==> flow/design.v <==
`timescale 1ns / 1ns
    localparam int PREGS   = 128;
    localparam int PREG_W  = $clog2(PREGS);    
    localparam int ROB_DEPTH = 16;
    localparam int ROB_PTR_W = $clog2(ROB_DEPTH);
    typedef enum logic [3:0] {
        NA,
        ADD,
        SUB,
        ANDD,
        ORR,
        RSHIFT,
        SLTIU,
        LUI
    } ALUCTRL;
    typedef enum logic [3:0] {
        NOFUNC,
        ALU,
        MEM,
        BRANCH
    } FUNCU;
    typedef enum logic {
        BHW,
        WORD
    } MEMDATATYPE;
    typedef enum logic {
        STORE,
        LOAD
    } LOADSTORE;
    typedef struct packed {
        logic [31:0] instr;
        logic [31:0] pc;
    } fetch_t;
    typedef struct packed {
        logic [31:0] instr;
        logic [31:0] pc;         
        logic [6:0]  opcode;
        logic [4:0]  rs1;        
        logic        rs1Used;
        logic [4:0]  rs2;
        logic        rs2Used;
        logic [4:0]  rd;
        logic        rdUsed;
        logic [31:0] imm;
        logic        immUsed;
        logic        spec;
        logic        lsType;     
        logic        loadStore;  
        logic        branch;
        logic        jump;
        logic        speculative;
        logic [3:0]  aluop;
        logic [3:0]  funcU;
    } decode_t;
    typedef struct packed {
        logic [PREG_W-1:0] rs1;
        logic [PREG_W-1:0] rs2;
        logic [PREG_W-1:0] rd;
        logic [PREG_W-1:0] old_rd;
        logic [4:0] arch_rd;
        logic [31:0] pc;
        logic [6:0]  opcode;
        logic [31:0] imm;
        logic        imm_used;
        logic        rd_used;
        logic [3:0]  aluop;
        logic [3:0]  funcU;
        logic [1:0]  load_store_type;    
        logic        speculative;
        logic        jump;
        logic        branch;
    } rename_t;
    typedef struct packed {
        logic        valid;
        logic        ready;
        logic [PREG_W-1:0] rs1;
        logic [PREG_W-1:0] rs2;
        logic [PREG_W-1:0] rd;
        logic [PREG_W-1:0] old_rd;
        logic [ROB_PTR_W-1:0] ROB_tag;
        logic [ROB_PTR_W-1:0] ROB_tag_clone;  
        logic [31:0] pc;
        logic [6:0]  opcode;
        logic [31:0] imm;
        logic        imm_used;
        logic        rd_used;
        logic [3:0]  aluop;
        logic [3:0]  funcU;
        logic [1:0]  load_store_type;
        logic        speculative;
        logic        jump;
        logic        branch;
        logic [31:0] rs1_val;
        logic [31:0] rs2_val;
        logic        rs1_rdy;
        logic        rs2_rdy;
        logic [6:0]  rs1_tag;    
        logic [6:0]  rs2_tag;
    } rs_entry_t;
    typedef rs_entry_t dispatch_t;
    typedef struct packed {
        logic        valid;
        logic        completed;
        logic        has_dest;
        logic [4:0]        arch_rd;
        logic [PREG_W-1:0] dest_preg;
        logic [PREG_W-1:0] old_preg;
        logic        is_branch;
        logic [31:0] pc;
    } rob_entry_t;
    typedef struct packed {
        logic [PREG_W-1:0] rd_addr;
        logic [31:0] rs1_val;
        logic rs1_used;
        logic [31:0] rs2_val;
        logic rs2_used;
        logic [31:0] imm_val;
        logic imm_used;
        logic [3:0] aluop;
        logic [ROB_PTR_W-1:0] ROB_tag;
    } alu_entry_t;
    typedef struct packed {
        logic [PREG_W-1:0] rd_addr;
        logic [31:0] rd_val;
        logic completed;
        logic [ROB_PTR_W-1:0] ROB_tag;
    } alu_out_t;
    typedef struct packed {
        logic [PREG_W-1:0] rd_addr;
        logic [31:0] rs1_val;
        logic rs1_used;
        logic [31:0] rs2_val;
        logic rs2_used;
        logic [31:0] imm_val;
        logic imm_used;
        logic jump;
        logic branch;
        logic [31:0] pc;
        logic took_branch;
        logic [ROB_PTR_W-1:0] ROB_tag;
    } branch_entry_t;
    typedef struct packed {
        logic [PREG_W-1:0] rd_addr;
        logic [31:0] rd_val;
        logic [31:0] dest_addr;
        logic branch_taken;  
        logic completed;
        logic mispredict;
        logic [ROB_PTR_W-1:0] ROB_tag;
    } branch_out_t;
    typedef struct packed {
        logic [PREG_W-1:0] rd_addr;
        logic [31:0] rs1_val;
        logic rs1_used;
        logic [31:0] rs2_val;
        logic rs2_used;
        logic [31:0] imm_val;
        logic imm_used;
        logic lsType;  
        logic loadStore;  
        logic [31:0] pc;
        logic [ROB_PTR_W-1:0] ROB_tag;
    } lsu_entry_t;
    typedef struct packed {
        logic [PREG_W-1:0] rd_addr; 
        logic [31:0] rd_val;
        logic completed;
        logic [ROB_PTR_W-1:0] ROB_tag;
    } lsu_out_t;
    typedef struct packed {
        logic [PREG_W-1:0] rd_addr;      
        logic [31:0]       rd_val;       
        logic              completed;    
        logic              mispredict;   
        logic [ROB_PTR_W-1:0] ROB_tag;  
        logic              branch_taken;  
        logic [31:0]       dest_addr;     
        logic [1:0]        src_fu;        
    } wb_packet_t;
    localparam int RS_ENTRY_W     = 204;    
    localparam int FETCH_T_W      = 64;
    localparam int DECODE_T_W     = 136;
    localparam int RENAME_T_W     = 119;
    localparam int ALU_OUT_T_W    = 44;
    localparam int BRANCH_OUT_T_W = 78;
    localparam int LSU_OUT_T_W    = 44;
`timescale 1ns / 1ns
module prioritydecoder 
#(
    parameter WIDTH = 4
)(
    input logic [WIDTH-1:0] in,
    output logic [$clog2(WIDTH)-1:0] out,
    output logic valid
);
    always_comb begin
        valid = 1'b0;
        out   = '0;
        for (int i = WIDTH-1; i >= 0; i--) begin
            if (in[i] && !valid) begin
                valid = 1'b1;
                out   = i[$clog2(WIDTH)-1:0];  
            end
        end
    end
endmodule
`timescale 1ns / 1ns
 `timescale 1ns / 1ns
module reservation_station #(
    parameter int  RS_DEPTH   = 8
)(
    input  logic      clk_i,
    input  logic      rst_i,
    input  logic      recover_i,
    input  logic      disp_valid_i,
    output logic      disp_ready_o,
    input  logic [RS_ENTRY_W-1:0] disp_entry_i,    
    output logic      issue_valid_o,
    input  logic      issue_ready_i,
    output logic [RS_ENTRY_W-1:0] issue_entry_o,   
    input  logic       cdb_valid_i,
    input  logic [6:0] cdb_tag_i
);
    logic [RS_ENTRY_W-1:0] entries [RS_DEPTH];      
    rs_entry_t rd_tmp;                  
    rs_entry_t nx_tmp;                  
    logic [RS_ENTRY_W-1:0] entries_n [RS_DEPTH];
    logic [RS_DEPTH-1:0] valid_vec;
    logic [RS_DEPTH-1:0] ready_vec;
    always_comb begin
        for (int i = 0; i < RS_DEPTH; i++) begin
            rd_tmp       = entries[i];
            valid_vec[i] = rd_tmp.valid;
            ready_vec[i] = rd_tmp.rs1_rdy & rd_tmp.rs2_rdy;  
        end
    end
    logic [RS_DEPTH-1:0] free_mask; 
    assign free_mask = ~valid_vec;
    logic [$clog2(RS_DEPTH)-1:0] free_idx;
    logic have_free;
    prioritydecoder #(.WIDTH(RS_DEPTH)) u_dec_free (
        .in   (free_mask),
        .out  (free_idx),
        .valid(have_free)
    );
    assign disp_ready_o = have_free && !recover_i;
    wire do_insert = disp_valid_i && disp_ready_o;
    logic [RS_DEPTH-1:0] issue_mask;
    assign issue_mask = valid_vec & ready_vec;
    logic [$clog2(RS_DEPTH)-1:0] issue_idx;
    logic have_issue;
    prioritydecoder #(.WIDTH(RS_DEPTH)) u_dec_issue (
        .in   (issue_mask),
        .out  (issue_idx),
        .valid(have_issue)
    );
    logic                          hold_valid;      
    rs_entry_t                      hold_entry;      
    logic [$clog2(RS_DEPTH)-1:0]    hold_idx;        
    wire cand_valid = have_issue && !recover_i;      
    wire do_issue   = issue_valid_o && issue_ready_i;  
    always_ff @(posedge clk_i or posedge rst_i) begin
        if (rst_i) begin
            hold_valid <= 1'b0;                     
            hold_entry <= '0;                       
            hold_idx   <= '0;                       
        end else if (recover_i) begin
            hold_valid <= 1'b0;
            hold_entry <= '0;
            hold_idx   <= '0;
        end else begin
            if (!hold_valid && cand_valid) begin    
                hold_valid <= 1'b1;                 
                hold_entry <= entries[issue_idx];   
                hold_idx   <= issue_idx;            
            end
            if (hold_valid && issue_ready_i) begin  
                hold_valid <= 1'b0;                 
            end
        end
    end
    assign issue_valid_o = hold_valid && !recover_i;       
    assign issue_entry_o = hold_valid ? hold_entry : '0;   
    always_comb begin
        for (int i = 0; i < RS_DEPTH; i++) begin
            nx_tmp = entries[i];
            if (cdb_valid_i && nx_tmp.valid) begin
                if (!nx_tmp.rs1_rdy && (nx_tmp.rs1_tag == cdb_tag_i))
                    nx_tmp.rs1_rdy = 1'b1;
                if (!nx_tmp.rs2_rdy && (nx_tmp.rs2_tag == cdb_tag_i))
                    nx_tmp.rs2_rdy = 1'b1;
            end
            if (do_insert && (free_idx == i)) begin
                nx_tmp       = disp_entry_i;
                nx_tmp.valid = 1'b1;
            end
            if (do_issue && !(do_insert && (hold_idx == free_idx)) && (hold_idx == i)) begin
                nx_tmp.valid   = 1'b0;
                nx_tmp.rs1_rdy = 1'b0;
                nx_tmp.rs2_rdy = 1'b0;
            end
            entries_n[i] = nx_tmp;
        end
    end
    always_ff @(posedge clk_i or posedge rst_i) begin
        if (rst_i) begin
            for (int i = 0; i < RS_DEPTH; i++) begin
                entries[i] <= '0;
            end
        end else if (recover_i) begin
            for (int i = 0; i < RS_DEPTH; i++) begin
                entries[i] <= '0;
            end
        end else begin
            for (int i = 0; i < RS_DEPTH; i++) begin
                entries[i] <= entries_n[i];
            end
        end
    end
endmodule
## Tool chain data of reservation_station

Tool output for the design above, in the order of the flow.
Lines are those of the file above, counted from 1.
Cell names lack the library's common part.
The mark -- stands for no value.

| inputs | value |
|---|---|
| top module | reservation_station |
| clock | clk_i |
| cell library | sky130hd |
| corner | tt_025C_1v80 |

## After elaboration

Counts by Yosys on the flattened word-level netlist (proc, flatten, opt, wreduce). Print and check cells are left out. Cells with the same type and inputs are merged into one.

| word-level totals | value |
|---|---|
| bits in read-only memories | 0 |
| clocked read ports x word width | 0 |
| memory bits (writable) | 0 |
| latch bits | 0 |
| register bits after elaboration | 1840 |
| memories kept | 0 |
| word-level cells | 361 |

| cells by class | value |
|---|---|
| magnitude comparators | 0 |
| bitwise operators | 10 |
| equal/unequal tests | 38 |
| reductions and logical operators | 157 |
| multiplexer cells | 121 |
| divide/modulo/power cells | 0 |
| add/sub/neg operators | 0 |
| shift-type cells | 0 |
| multiply operators | 0 |

Operators by type and width:

| operator | number |
|---|---|
| 204-bit two-way mux | 11 |
| 204-bit parallel mux with 8-bit select | 1 |
| 203-bit two-way mux | 8 |
| 7-bit equality test | 16 |
| 4-bit nonzero test | 24 |
| 1-bit two-way mux | 83 |
| 1-bit logical AND | 63 |
| 3-bit two-way mux | 18 |
| 3-bit equality test (second input constant) | 12 |
| 1-bit zero test | 33 |
| 2-bit AND reduction | 16 |
| 3-bit nonzero test | 9 |
| 2-bit nonzero test | 9 |
| 3-bit by 2-bit equality test with 1-bit output (second input constant) | 6 |
| 3-bit by 1-bit equality test with 1-bit output (second input constant) | 3 |
| 3-bit zero test | 3 |
| 1-bit AND | 8 |
| 8-bit AND | 1 |
| 8-bit NOT | 1 |
| 3-bit equality test | 1 |

## Depth

Yosys ltp: most cells in a row. Word level: on the elaborated netlist, between registers, memories and ports. Mapped: between sequential cells and ports; inverters and the memories' decode and read muxes count.

| depth | value |
|---|---|
| word-level depth | 31 |
| ABC_AREA | 0 |
| depth in mapped cells | 10 |

## After synthesis

The flow's flattened synthesis, as Yosys stat reports it; memories are mapped. The netlist is that of the ABC_AREA named above (0 if unset); the other value can give another one.

Cell types:

| type | number | total area (um^2) |
|---|---|---|
| dfrtp_1 | 1840 | 4.6E+04 |
| nand2_1 | 3434 | 1.29E+04 |
| a21oi_1 | 1810 | 9.06E+03 |
| o221ai_1 | 402 | 3.52E+03 |
| clkbuf_1 | 788 | 2.96E+03 |
| a221o_1 | 201 | 2011.93 |
| a21o_1 | 201 | 1.51E+03 |
| a31oi_1 | 211 | 1.32E+03 |
| and2_1 | 207 | 1.29E+03 |
| buf_2 | 241 | 1.21E+03 |
| o21ai_0 | 205 | 1.03E+03 |
| xor2_1 | 80 | 700.672 |
| buf_4 | 46 | 345.331 |
| xnor2_1 | 34 | 297.786 |
| nor4_1 | 34 | 212.704 |
| nor2_1 | 34 | 127.622 |
| buf_1 | 27 | 101.347 |
| nand3_1 | 19 | 95.091 |

Not listed: further types 28, cells in them 87.

| synthesis totals | value |
|---|---|
| flip-flop cells | 1840 |
| buffers | 1102 |
| standard cells after synthesis | 9901 |
| chip area (Yosys) | 85321.8 um^2 |

By module: a second synthesis without flattening, with its own total; a netlist apart from the flattened one above.

| second synthesis, totals | value |
|---|---|
| cell total of the unflattened synthesis | 10291 |
| area total of the unflattened synthesis | 87931.8 um^2 |

Each row is one instance without its submodules.

By module:

| module | times used | area (um^2) | cells |
|---|---|---|---|
| reservation_station | 1 | 87799.2 | 10269 |
| prioritydecoder #(WIDTH=8) | 2 | 66.3 | 11 |

## Timing after synthesis

Source: OpenSTA report_checks on the synthesized netlist (no wires, ideal clock, input and output delay 20% of the period each), path of least setup slack; recovery checks are left aside. Register names are those of the netlist, which keeps one name where synthesis merged equal registers.

| timing post-synthesis | value |
|---|---|
| path kind | input to output |
| from | input port recover_i |
| to | output port disp_ready_o |
| input delay | 2.000 ns |
| path delay | 0.933 ns |
| data arrival time | 2.933 ns |
| period | 10.0 ns |
| external output delay | 2.000 ns |
| required time | 8.000 ns |
| slack | 5.067 ns |
| path buffers | 3 |
| driving pins on the path | 4 |
| synthesis period reached | 4.933 ns |

"path delay" is the arrival time less input delay plus setup time.
A path that ends at an output port has no setup time.
"driving pins on the path" counts driving pins, that of a launching flip-flop among them; a cell with two outputs on the path counts twice.
"synthesis period reached" = period - worst setup slack (recovery checks aside). The figure is calculated, with input and output delays left at 20% of the set period.
The rows between start and end are the longest chain of elaborated cells between them; the timing report does not say that the signal goes this way. Where chains are equally long, one stands for them.
Each line given opens the expression or statement behind the cell; cells for indexed reads and writes are added by Yosys, which also makes memories of some case tables.

| between the ends, post-synthesis | value |
|---|---|
| path through | clkbuf_1 > clkbuf_1 > clkbuf_1 > nor2_1 |
| length of the longest elaborated chain | 2 |

RTL lines, path post-synthesis:

| what | line | text |
|---|---|---|
| from (decl) | 214 | `input  logic      recover_i,` |
| 1-bit zero test | 246 | `assign disp_ready_o = have_free && !recover_i;` |
| 1-bit logical AND | 246 |  |
| to (decl) | 216 | `output logic      disp_ready_o,` |

## Worst path after layout

From the final timing report of entry B: the path of least setup slack in the routed layout; clock arrival at registers is part of the times.

| timing post-layout | value |
|---|---|
| path kind | register to output |
| from | register hold_valid |
| to | output port issue_entry_o[108] |
| driving pins on the path | 4 |
| path buffers | 2 |
| slack | 4.17 ns |
| period | 10.0 ns |
| data arrival time | 3.83 ns |
| required time | 8.00 ns |
| external output delay | 2.00 ns |

The rows between start and end are the longest chain of elaborated cells between them; the timing report does not say that the signal goes this way. Where chains are equally long, one stands for them.
At most two assigning lines are given for a register; there are more.

| between the ends, post-layout | value |
|---|---|
| path through | dfrtp_4 > buf_4 > and2_1 > clkdlybuf4s50_1 |
| length of the longest elaborated chain | 1 |

RTL lines, path post-layout:

| what | line | text |
|---|---|---|
| from (decl) | 257 | `logic                          hold_valid;` |
| from (assign) | 264 | `hold_valid <= 1'b0;` |
| from (assign) | 268 | `hold_valid <= 1'b0;` |
| 204-bit two-way mux | 283 | `assign issue_entry_o = hold_valid ? hold_entry : '0;` |
| to (decl) | 220 | `output logic [RS_ENTRY_W-1:0] issue_entry_o,` |

## Implementation results

2 stored runs of reservation_station in the flow (synthesis by Yosys, layout by OpenROAD, sky130hd cells), in arbitrary order. Constraints: input delay and output delay 20% of the set period each, output load 0.01 pF.
"achieved clock period" is the run's clock period less its worst setup slack. It is reckoned from that one timing run; input and output delays stay at 20% of the period that was set.
"time used up by the worst setup path": the worst setup path's part of the clock period (all of it between registers, 20% less for each end at a port) less its slack. A launch clock that arrives late makes it longer, a capture clock that arrives late makes it shorter.
By "power consumption" is meant OpenSTA's value without simulated activity: inputs other than the clock are taken to toggle once in ten clock periods, and the tool carries that through the logic.

## Entry A

==> flow/run.sh <==
#!/bin/bash
# the make line also repeats the synthesis and layout settings of config.mk as NAME=value (left out here)
make -C /OpenROAD-flow-scripts/flow DESIGN_CONFIG=/design/flow/config.mk WORK_HOME=/design/flow/orfs CLKGATE_MAP_FILE= finish
==> flow/config.mk <==
export PLATFORM = sky130hd
export DESIGN_NAME = reservation_station
export DESIGN_NICKNAME = reservation_station
export VERILOG_FILES = /design/flow/design.v
export SDC_FILE = /design/flow/constraint.sdc
export NUM_CORES = 4
export LEC_CHECK = 0
export ABC_AREA = 0
export CAP_MARGIN = 20
export CELL_PAD_IN_SITES_DETAIL_PLACEMENT = 1
export CELL_PAD_IN_SITES_GLOBAL_PLACEMENT = 1
export CORE_ASPECT_RATIO = 1.77
export CORE_MARGIN = 10
export CORE_UTILIZATION = 60
export CTS_CLUSTER_DIAMETER = 347
export GPL_ROUTABILITY_DRIVEN = 0
export GPL_TIMING_DRIVEN = 0
export HOLD_SLACK_MARGIN = 0.25
export MAX_ROUTING_LAYER = met5
export PLACE_DENSITY_LB_ADDON = 0.14
export SLEW_MARGIN = 20
==> flow/constraint.sdc <==
create_clock -name core_clock -period 5.25 [get_ports {clk_i}]
set_input_delay 1.0500 -clock core_clock [delete_from_list [all_inputs] [get_ports {clk_i}]]
set_output_delay 1.0500 -clock core_clock [all_outputs]
set_load 0.01 [all_outputs]

Entry A: not finished: routing ended with error GRT-0232

## Entry B

==> flow/run.sh <==
#!/bin/bash
# the make line also repeats the synthesis and layout settings of config.mk as NAME=value (left out here)
make -C /OpenROAD-flow-scripts/flow DESIGN_CONFIG=/design/flow/config.mk WORK_HOME=/design/flow/orfs CLKGATE_MAP_FILE= finish
==> flow/config.mk <==
export PLATFORM = sky130hd
export DESIGN_NAME = reservation_station
export DESIGN_NICKNAME = reservation_station
export VERILOG_FILES = /design/flow/design.v
export SDC_FILE = /design/flow/constraint.sdc
export NUM_CORES = 4
export LEC_CHECK = 0
export CAP_MARGIN = 20
export CORE_MARGIN = 4
export CORE_UTILIZATION = 35
export PLACE_DENSITY = 0.55
export SLEW_MARGIN = 20
==> flow/constraint.sdc <==
create_clock -name core_clock -period 10.0 [get_ports {clk_i}]
set_input_delay 2.0000 -clock core_clock [delete_from_list [all_inputs] [get_ports {clk_i}]]
set_output_delay 2.0000 -clock core_clock [all_outputs]
set_load 0.01 [all_outputs]

| result of entry B | value |
|---|---|
| power consumption | 16.231 mW |
| worst hold slack in the final report | 0.494 ns |
| utilization in the final report | 40.5% |
| area inside the die boundary | 251738.0 um^2 |
| total negative setup slack | 0.000 ns |
| setup slack of the critical path | 4.168 ns |
| time used up by the worst setup path | 3.83 ns |
| class of the worst setup path | register to output |
| achieved clock period | 5.832 ns |
| netlist area reported by Yosys | 85321.8 um^2 |
